==> flow/design.v <==
module datapath(input clk, reset, weCU, buffIRCU, buffAHCU,
                input buffALCU, buffRCU, srcbmuxCU, adrmuxCU,
			       input [1:0] acmuxCU, pcmuxCU,
			       input [2:0] aluopCU,
			       input [7:0] memdata,
			       output [15:0] address,
			       output [7:0] writedata, instrCU,
			       output zeroCU);
wire [7:0]  adrHout, buffIRout, buffAHout, buffALout, srcbmuxout;
wire [7:0]  acout, acmuxout, rout, buffRout, aluout;
wire [15:0] pcout, pcaddout, mdaout, pcmuxout, adrmuxout;
flopr #(8) IR(clk, reset, buffIRout, instrCU);
flopr #(8) adrH(clk, reset, buffAHout, adrHout);
buff buffIR(clk, reset, memdata, buffIRCU, buffIRout);
buff buffadrH(clk, reset, memdata, buffAHCU, buffAHout);
buff buffadrL(clk, reset, memdata, buffALCU, buffALout);
mux3 #(8) acmux(aluout, memdata, rout, acmuxCU, acmuxout);
flopr #(8) AC(clk, reset, acmuxout, acout);
flopr #(8) R(clk, reset, buffRout, rout);
buff buffR(clk, reset, acout, buffRCU, buffRout);
mux2 #(8) srcbmux(rout, 8'b00000001, srcbmuxCU, srcbmuxout);
alu alu(acout, srcbmuxout, aluopCU, aluout, zeroCU);
flopr #(16) PC(clk, reset, pcmuxout, pcout);
mux3 #(16) pcmux(pcout, pcaddout, {adrHout, buffALout}, pcmuxCU, pcmuxout);
adder pcadder(pcout, 16'b000000000000001, pcaddout);
flopr #(16) MDA(clk, reset, {adrHout, buffALout}, mdaout);
mux2 #(16) addressmux(pcout, mdaout, adrmuxCU, adrmuxout);
assign address = adrmuxout;
assign writedata = aluout;
endmodule
module mux2 # (parameter WIDTH = 8)
(input  [WIDTH-1:0] a0, a1,
 input s,
 output [WIDTH-1:0] y);
  assign y = s ? a1 : a0;
endmodule
module mux3 # (parameter WIDTH = 8)
(input  [WIDTH-1:0] a0, a1, a2,
 input  [1:0] s,
 output [WIDTH-1:0] y);
  assign y = s[1] ? a2 : (s[0] ? a1 : a0); 
endmodule
module flopr # (parameter WIDTH = 8)
(input clk, reset,
 input [WIDTH-1:0] d,
 output reg [WIDTH-1:0] q);
 always @ (posedge clk, posedge reset)
   if (reset) q <= 0;
   else q <= d;
endmodule
module buff(input clk, reset, input[7:0] a, input s, output [7:0] y);
  reg [7:0] q;
  assign y = (s == 1) ? a : q;
  always @ (posedge clk, posedge reset)
    if (reset) q <= 0;
    else q <= y;
endmodule
module adder(input [15:0] a, b, output [15:0] y);
assign y = a + b;
endmodule
module alu (a, b, sel, out, zero);
    input [7:0] a,b;
    input [2:0] sel; 
    output reg [7:0] out;
    output reg zero;
    always @ (*) 
    begin 
        case(sel) 
		      3'b000:   
	begin
		out = a; 
		if (out == 0) zero = 1;  
		else zero = 0; 
          end
            3'b001:   
	begin
		out = a+b;  
		if (out == 0)
		 zero = 1;  
		else
		zero = 0;
          end     
            3'b010:   
	begin
		out = a-b;  
		if (out == 0) zero = 1;  
		else zero = 0;
          end 
            3'b011:   
	begin
		out = 0; 
		zero = 1;
          end
			   3'b100:   
	begin
		out = a & b; 
		if (out == 0)
		 zero = 1;  
		else
		zero = 0;
          end
		     3'b101:   
	begin
		out = a | b; 
		if (out == 0) zero = 1;  
		else zero = 0; 
          end
			  3'b110:   
	begin
		out = a ^ b; 
		if (out == 0) zero = 1;  
		else zero = 0; 
          end		 
			  3'b111:   
	begin
		out = ~a; 
		if (out == 0) zero = 1;  
		else zero = 0; 
          end
        endcase
    end
endmodule
module controller(input clk, reset, zflag, 
                  input [7:0] opcode, 
						output buffIR, buffAH, buffAL, buffR, srcbmux, adrmux, we,
			         output [1:0] pcmux, acmux, 
						output [2:0] aluop);
  maindec md(clk, reset, zflag, opcode, buffAL, buffR, buffIR, buffAH, srcbmux, adrmux, we, pcmux, acmux, aluop);
endmodule
module maindec(input clk, reset, zflag, 
               input [7:0] opcode, 
					output buffAL, buffR, buffIR, buffAH, srcbmux, adrmux, we,
			      output [1:0] pcmux, acmux,
					output [2:0] aluop);
  reg [13:0] controls;
  reg [3:0] state, nextstate;
  assign {buffAL, buffAH, buffIR, acmux, buffR, srcbmux, aluop, pcmux, adrmux, we} = controls;
  parameter fetch = 4'b0000;
  parameter decode = 4'b0001;
  parameter getah = 4'b0010;
  parameter getal = 4'b0011;
  parameter loaddata = 4'b0100;
  parameter storedata = 4'b0101;
  parameter jumpinstr = 4'b0110;
  parameter alu = 4'b0111;
  parameter r_to_ac = 4'b1000;
  parameter ac_to_r = 4'b1001;
  parameter ahfetch = 4'b1010;
  parameter pcinc = 4'b1011;
  parameter NOP = 8'h00;
  parameter LDAC = 8'h01;
  parameter STAC = 8'h02;
  parameter MVAC = 8'h03;
  parameter MOVR = 8'h04;
  parameter JUMP = 8'h05;
  parameter JMPZ = 8'h06;
  parameter JPNZ = 8'h07;
  parameter ADD = 8'h08;
  parameter SUB = 8'h09;
  parameter INAC = 8'h0A;
  parameter CLAC = 8'h0B;
  parameter AND = 8'h0C;
  parameter OR = 8'h0D;
  parameter XOR = 8'h0E;
  parameter NOT = 8'h0F;
  always @(posedge clk, posedge reset)
    if (reset)  state <= fetch;
	 else        state <= nextstate;
  always @(*)
  begin  
    case(state)
	   fetch: nextstate <= decode;
		decode: case(opcode)
		          NOP: nextstate <= pcinc;
					 LDAC: nextstate <= ahfetch;
					 STAC: nextstate <= ahfetch;
					 MVAC: nextstate <= ac_to_r;
					 MOVR: nextstate <= r_to_ac;
					 JUMP: nextstate <= ahfetch;
					 JMPZ: nextstate <= ahfetch;
					 JPNZ: nextstate <= ahfetch;
					 default: nextstate <= alu;
				 endcase
		 getah: nextstate <= getal;
		 getal: if (opcode == STAC)      nextstate <= storedata;
		        else if (opcode == LDAC) nextstate <= loaddata;
				  else if ((opcode == JMPZ) & ~zflag) nextstate <= pcinc;
				  else if ((opcode == JPNZ) & zflag)  nextstate <= pcinc;
				  else                     nextstate <= jumpinstr;
		 jumpinstr: nextstate <= fetch;
		 storedata: nextstate <= fetch;
		 loaddata: nextstate <= fetch;
		 ac_to_r: nextstate <= fetch;
		 r_to_ac: nextstate <= fetch;
		 alu: nextstate <= fetch;
		 ahfetch: nextstate <= getah;
		 pcinc: nextstate <= fetch;
		 default: nextstate <= fetch;
	 endcase
  end
  always @(*)
  begin
    case(state)
	   fetch: controls <= 14'b00100000000000;
		decode: controls <= 14'b00000000000000;
		getah: controls <= 14'b01000000000100;
		getal: controls <= 14'b10000000000000;
		storedata: controls <= 14'b00000000000111;
		loaddata: controls <=  14'b00001000000110;
		ac_to_r: controls <= 14'b00000100000100;
		r_to_ac: controls <= 14'b00010000000100;
		jumpinstr: controls <= 14'b00000000001010;
		ahfetch: controls <= 14'b00000000000100;
		pcinc: controls <= 14'b00000000000100;
		alu:
		begin
		  case(opcode)
		    ADD: controls <= 14'b00000000010100;
			 SUB: controls <= 14'b00000000100100;
			 INAC: controls <= 14'b00000010010100;
			 CLAC: controls <= 14'b00000000110100;
			 AND: controls <= 14'b00000001000100;
			 OR: controls <= 14'b00000001010100;
			 XOR: controls <= 14'b00000001100100;
			 NOT: controls <= 14'b00000001110100;
			 default: controls <= 14'b00000000000000;
		  endcase
		end
		default: controls <= 14'b00000000000000;
    endcase
  end
endmodule
module smm(input clk, reset,
           input [7:0] readdata,
           output we, 
			  output [15:0] address,
			  output [7:0] writedata);
wire buffR, buffIR, buffAH, mdamux, buffAL, adrmux, srcbmux;
wire [1:0] pcmux, acmux;
wire [2:0] aluop;
wire [15:0] addr;
wire [7:0] wdata, instr;
wire zero;
datapath dp(clk, reset, we, buffIR, buffAH, buffAL, buffR, srcbmux, adrmux, acmux, pcmux, aluop, readdata, addr, wdata, instr, zero);
controller cu(clk, reset, zero, instr, buffIR, buffAH, buffAL, buffR, srcbmux, adrmux, we, pcmux, acmux, aluop);
assign writedata = wdata;
assign address = addr;
endmodule
# ---- From RTL to reports: smm
# What the tools print for smm, step after step.
# Lines are those of the file above, counted from 1.
# Cell names lack the library's common part.
# The mark n/a stands for no value.
dict set report inputs {
  top_module {smm}
  clock_port {clk}
  lib {sky130hd}
  lib_corner {tt_025C_1v80}
}

# ---- After elaboration
# Counts by Yosys on the flattened word-level netlist (proc, flatten, opt, wreduce; memories kept). Register bits leave out memories and registers merged into their read ports (data or address). Print and check cells are left out. Cells with the same type and inputs are merged into one.
# Memory sizes are those after Yosys's memory passes, which may raise the word count (mostly to a power of two), join words into wider ones and drop unused or constant bits.
dict set report word_totals {
  out_inout_bits 25
  elab_cells 79
  n_memories 2
  input_bits 10
  rom_bits 96
  regBits 76
}
dict set report classes {
  n_eq 22
  n_addsub 3
  reduce_and_logical 13
  n_logic 7
  muxes 24
}
# memory words word_bits read_ports write_ports line
set memory_table {}
lappend memory_table {{(name not given)} 16 5 1 0 217} ;# case(opcode)
lappend memory_table {{(name not given)} 8 2 1 0 173} ;# decode: case(opcode)
# cell count
set op_table {}
lappend op_table {{14-bit case mux with 10-bit select} 1}
lappend op_table {{8-bit case mux with 8-bit select} 1}
lappend op_table {{8-bit logical NOT} 7}
lappend op_table {{16-bit two-way mux} 3}
lappend op_table {{8-bit two-way mux} 4}
lappend op_table {{4-bit case mux with 5-bit select} 1}
lappend op_table {{4-bit two-way mux} 5}
lappend op_table {{16-bit by 1-bit adder with 16-bit output with constant B} 1}
lappend op_table {{4-bit by 3-bit equality test with 1-bit output with constant B} 4}
lappend op_table {{4-bit equality test with constant B} 4}
lappend op_table {{8-bit by 3-bit equality test with 1-bit output with constant B} 2}
lappend op_table {{14-bit two-way mux} 1}
lappend op_table {{3-bit equality test with constant B} 4}
lappend op_table {{4-bit by 2-bit equality test with 1-bit output with constant B} 2}
lappend op_table {{4-bit logical NOT} 2}
lappend op_table {{8-bit by 1-bit equality test with 1-bit output with constant B} 1}
lappend op_table {{8-bit by 2-bit equality test with 1-bit output with constant B} 1}
lappend op_table {{8-bit adder} 1}
lappend op_table {{8-bit subtractor} 1}
lappend op_table {{8-bit bitwise AND} 1}
lappend op_table {{8-bit bitwise OR} 1}
lappend op_table {{8-bit XOR} 1}
lappend op_table {{8-bit inverter} 1}
lappend op_table {{1-bit case mux with 8-bit select} 1}
lappend op_table {{1-bit two-way mux} 7}
lappend op_table {{3-bit by 2-bit equality test with 1-bit output with constant B} 2}
lappend op_table {{5-bit logical NOT} 1}
lappend op_table {{4-bit by 1-bit equality test with 1-bit output with constant B} 1}
# Other operator kinds: 6; their cells: 7.

# ---- Longest topological paths
# Longest topological path by Yosys (ltp), each cell counted once; first at word level (registers and memories cut), then after technology mapping (sequential cells cut; the memories' decode and read muxes count).
dict set report logic_depth {
  word_depth 14
  ABC_AREA 0
  mapped_depth 14
  ltp_nobuf 13
}

# ---- After synthesis
# Yosys stat after the flow's synthesis: flattened, memories mapped to cells. It holds for the ABC_AREA given above (unset counts as 0); a run with the other value may have another netlist.
dict set report synth_totals {
  seqArea_mm2 0.0017016
  yosys_area_mm2 0.0048346
  buffers 21
  ff_cells 68
  cells 523
}
# cell_type count type_area_um2
set by_type {}
lappend by_type {dfrtp_1 68 1.7E+03}
lappend by_type {mux2_2 47 529.258}
lappend by_type {ha_1 31 387.872}
lappend by_type {o21ai_0 35 175.168}
lappend by_type {nand2_1 46 172.666}
lappend by_type {nor2_1 33 123.869}
lappend by_type {inv_1 31 116.362}
lappend by_type {mux2i_1 11 110.106}
lappend by_type {a21oi_1 19 95.091}
lappend by_type {nor3_1 18 90.086}
lappend by_type {xnor2_1 10 87.584}
lappend by_type {nand4_1 13 81.328}
lappend by_type {a221o_1 7 70.067}
lappend by_type {clkbuf_1 18 67.565}
lappend by_type {nor3b_1 8 60.058}
lappend by_type {nor4_1 8 50.048}
lappend by_type {nand3_1 9 45.043}
lappend by_type {nand2b_1 7 43.792}
# Other cell types: 45; their cells: 104.
# By module: a second synthesis without flattening, with its own total; a netlist apart from the flattened one above.
dict set report hier_totals {
  hier_cells 610
  hier_area_mm2 0.0065675
}
# Rows give one instance, submodules left out.
# module area_mm2 n_inst seq_area_mm2 n_cells
set modules {}
lappend modules {alu 0.0014952 1 0 197}
lappend modules {buff 0.0003353 4 0.0002002 18}
lappend modules {{flopr (WIDTH=8)} 0.0002039 4 0.0002002 9}
lappend modules {{flopr (WIDTH=16)} 0.0004041 2 0.0004004 17}
lappend modules {adder 0.0007244 1 0 98}
lappend modules {maindec 0.0004767 1 0.0001001 65}
lappend modules {{mux3 (WIDTH=16)} 0.0003453 1 0 53}
lappend modules {{mux2 (WIDTH=16)} 0.000249 1 0 18}
lappend modules {{mux3 (WIDTH=8)} 0.0001727 1 0 26}
lappend modules {{mux2 (WIDTH=8)} 0.0001314 1 0 9}
lappend modules {datapath 0.0000075 1 0 2}
lappend modules {controller 0 1 0 0}
lappend modules {smm 0 1 0 0}

# ---- Timing after synthesis
# Path of least setup slack by OpenSTA after synthesis, without wires, with an ideal clock, recovery checks aside; 20% of the period is set as input and as output delay. Where synthesis merged equal registers, the netlist keeps one of their names.
dict set report synth_timing {
  kind {register to output}
  from {register (name not given)}
  to {output writedata[6]}
  path_delay_ps 3339
  setup_slack_ps 661
  arrival_time_ps 3339
  required_ps 4000
  out_delay_ps 1000
  tclk_ps 5000
  path_stages 13
  n_path_buf 0
  t_first_pin_ps 0
  period_less_setup_slack_ps 4339
}
# "path_delay_ps" = arrival - input delay + setup time.
# At an output port there is no setup time.
# "path_stages" counts driving pins, that of a launching flip-flop among them; a cell with two outputs on the path counts twice.
# "period_less_setup_slack_ps" is the clock period less the worst setup slack; recovery checks do not enter. This is arithmetic on one report: input and output delays are still those of the set period (20% each).
# The rows between start and end are the longest chain of elaborated cells between them; the timing report does not say that the signal goes this way. Where chains are equally long, one stands for them.
# Each line given opens the expression or statement behind the cell; cells for indexed reads and writes are added by Yosys, which also makes memories of some case tables.
dict set report synth_between {
  cell_sequence {dfrtp_1 or4_4 nor3_4 nand3b_1 nand2_1 inv_1 fa_1 a211oi_1 o21bai_1 a21oi_1 xnor2_1 o211ai_1 a21boi_0}
  elab_chain_len 6
  cells_between 18
  cone_lines 9
  cone_classes {2 x add/sub; 7 x eq/ne; 4 x mux; 3 x logic; 2 x reduce/logical}
}
# element line
set synth_lines {}
lappend synth_lines {{4-bit logical NOT} 217} ;# case(opcode)
lappend synth_lines {{14-bit two-way mux} 217}
lappend synth_lines {{14-bit case mux with 10-bit select} 203} ;# case(state)
lappend synth_lines {{8-bit two-way mux} 35} ;# assign y = s ? a1 : a0;
lappend synth_lines {{8-bit subtractor} 85} ;# out = a-b;
lappend synth_lines {{8-bit case mux with 8-bit select} 68} ;# case(sel)
lappend synth_lines {{end: declaration} 237} ;# output [7:0] writedata);

# ---- Path in the finished layout
# Path of least setup slack in the final report of run 1 (OpenROAD, finished layout, wires in). Where an end is a register, its clock arrival counts in the times.
# The report prints the path's times to 10 ps; the period is as set.
dict set report layout_timing {
  kind {register to output}
  from {register (name not given)}
  to {output writedata[6]}
  setup_slack_ps 450
  tclk_ps 5000
  arrival_time_ps 3550
  required_ps 4000
  n_path_buf 3
  t_first_pin_ps 330
  path_stages 16
  out_delay_ps 1000
}
# The rows between start and end are the longest chain of elaborated cells between them; the timing report does not say that the signal goes this way. Where chains are equally long, one stands for them.
dict set report layout_between {
  cell_sequence {dfrtp_1 or4_4 nor3_4 nand3b_1 buf_6 nand2_8 inv_4 fa_2 nor3_2 nor3_2 buf_4 mux2i_2 o21ai_1 o211ai_1 a21boi_2 buf_2}
  elab_chain_len 6
  cells_between 18
  cone_lines 9
  cone_classes {2 x add/sub; 7 x eq/ne; 4 x mux; 3 x logic; 2 x reduce/logical}
}
# element line
set layout_lines {}
lappend layout_lines {{4-bit logical NOT} 217} ;# case(opcode)
lappend layout_lines {{14-bit two-way mux} 217}
lappend layout_lines {{14-bit case mux with 10-bit select} 203} ;# case(state)
lappend layout_lines {{8-bit two-way mux} 35} ;# assign y = s ? a1 : a0;
lappend layout_lines {{8-bit subtractor} 85} ;# out = a-b;
lappend layout_lines {{8-bit case mux with 8-bit select} 68} ;# case(sel)
lappend layout_lines {{end: declaration} 237} ;# output [7:0] writedata);

# Measured results for smm: 3 stored runs of the Yosys and OpenROAD flow on sky130hd. The settings differ; the order carries no meaning. The constraints put input and output delay at 20% of the set period each and load the outputs with 0.01 pF.
# "period_reached_ps" is the run's clock period less its worst setup slack. It is reckoned from that one timing run; input and output delays stay at 20% of the period that was set.
# "critical_path_time_ps" means the part of the period allowed to the worst setup path (the constraints hold back 20% at inputs and 20% at outputs) less its slack; where the path has registers, the arrival times of their clocks count too.
# "power_uw" is the tool's figure for a default switching activity; nothing was simulated.
# "critical_path_time_ps" is known to 10 ps.
run="run 1" settings CAP_MARGIN=25 CELL_PAD_IN_SITES_DETAIL_PLACEMENT=0 CELL_PAD_IN_SITES_GLOBAL_PLACEMENT=0 CORE_UTILIZATION=31 CTS_CLUSTER_DIAMETER=160 GPL_TIMING_DRIVEN=0 MAX_ROUTING_LAYER="met4" MIN_ROUTING_LAYER="met2" PLACE_DENSITY=0.47 SETUP_SLACK_MARGIN=1.35 SLEW_MARGIN=15 TNS_END_PERCENT=10 period_ns=5.0 CORE_MARGIN=2
run="run 1" results power_uw=4672 fin_ws_ps=447 ws_hold_ps=398 critical_path_time_ps=3550 worst_path_kind="register to output" period_reached_ps=4553 post_route_stdcell_area_mm2=0.0063511 die_mm2=0.0166101 timing.setup.tns_ps=0 finish.utilization_pct=41.8 yosys_chip_area_mm2=0.0048346
run="run 2" settings CAP_MARGIN=25 CELL_PAD_IN_SITES_DETAIL_PLACEMENT=0 CELL_PAD_IN_SITES_GLOBAL_PLACEMENT=0 CORE_UTILIZATION=28 CTS_CLUSTER_DIAMETER=160 GPL_TIMING_DRIVEN=0 MAX_ROUTING_LAYER="met5" MIN_ROUTING_LAYER="met2" PLACE_DENSITY=0.47 SETUP_SLACK_MARGIN=1.35 SLEW_MARGIN=15 TNS_END_PERCENT=50 period_ns=5.0 CORE_MARGIN=2
run="run 2" results power_uw=4963 fin_ws_ps=363 ws_hold_ps=402 critical_path_time_ps=3640 worst_path_kind="register to output" period_reached_ps=4637 post_route_stdcell_area_mm2=0.0067365 die_mm2=0.0183332 timing.setup.tns_ps=0 finish.utilization_pct=39.4 yosys_chip_area_mm2=0.0048346
run="run 3" settings CELL_PAD_IN_SITES_GLOBAL_PLACEMENT=1 CORE_ASPECT_RATIO=1.38 CORE_UTILIZATION=51 CTS_CLUSTER_DIAMETER=349 GPL_TIMING_DRIVEN=0 MAX_ROUTING_LAYER="met4" PLACE_DENSITY=0.7 TNS_END_PERCENT=100 period_ns=3.95 CAP_MARGIN=20 CORE_MARGIN=2 SLEW_MARGIN=20
run="run 3" results power_uw=6025 fin_ws_ps=-433 ws_hold_ps=405 critical_path_time_ps=3590 worst_path_kind="register to output" period_reached_ps=4383 post_route_stdcell_area_mm2=0.0063548 die_mm2=0.0102844 timing.setup.tns_ps=-2017 finish.utilization_pct=69.2 yosys_chip_area_mm2=0.0048346
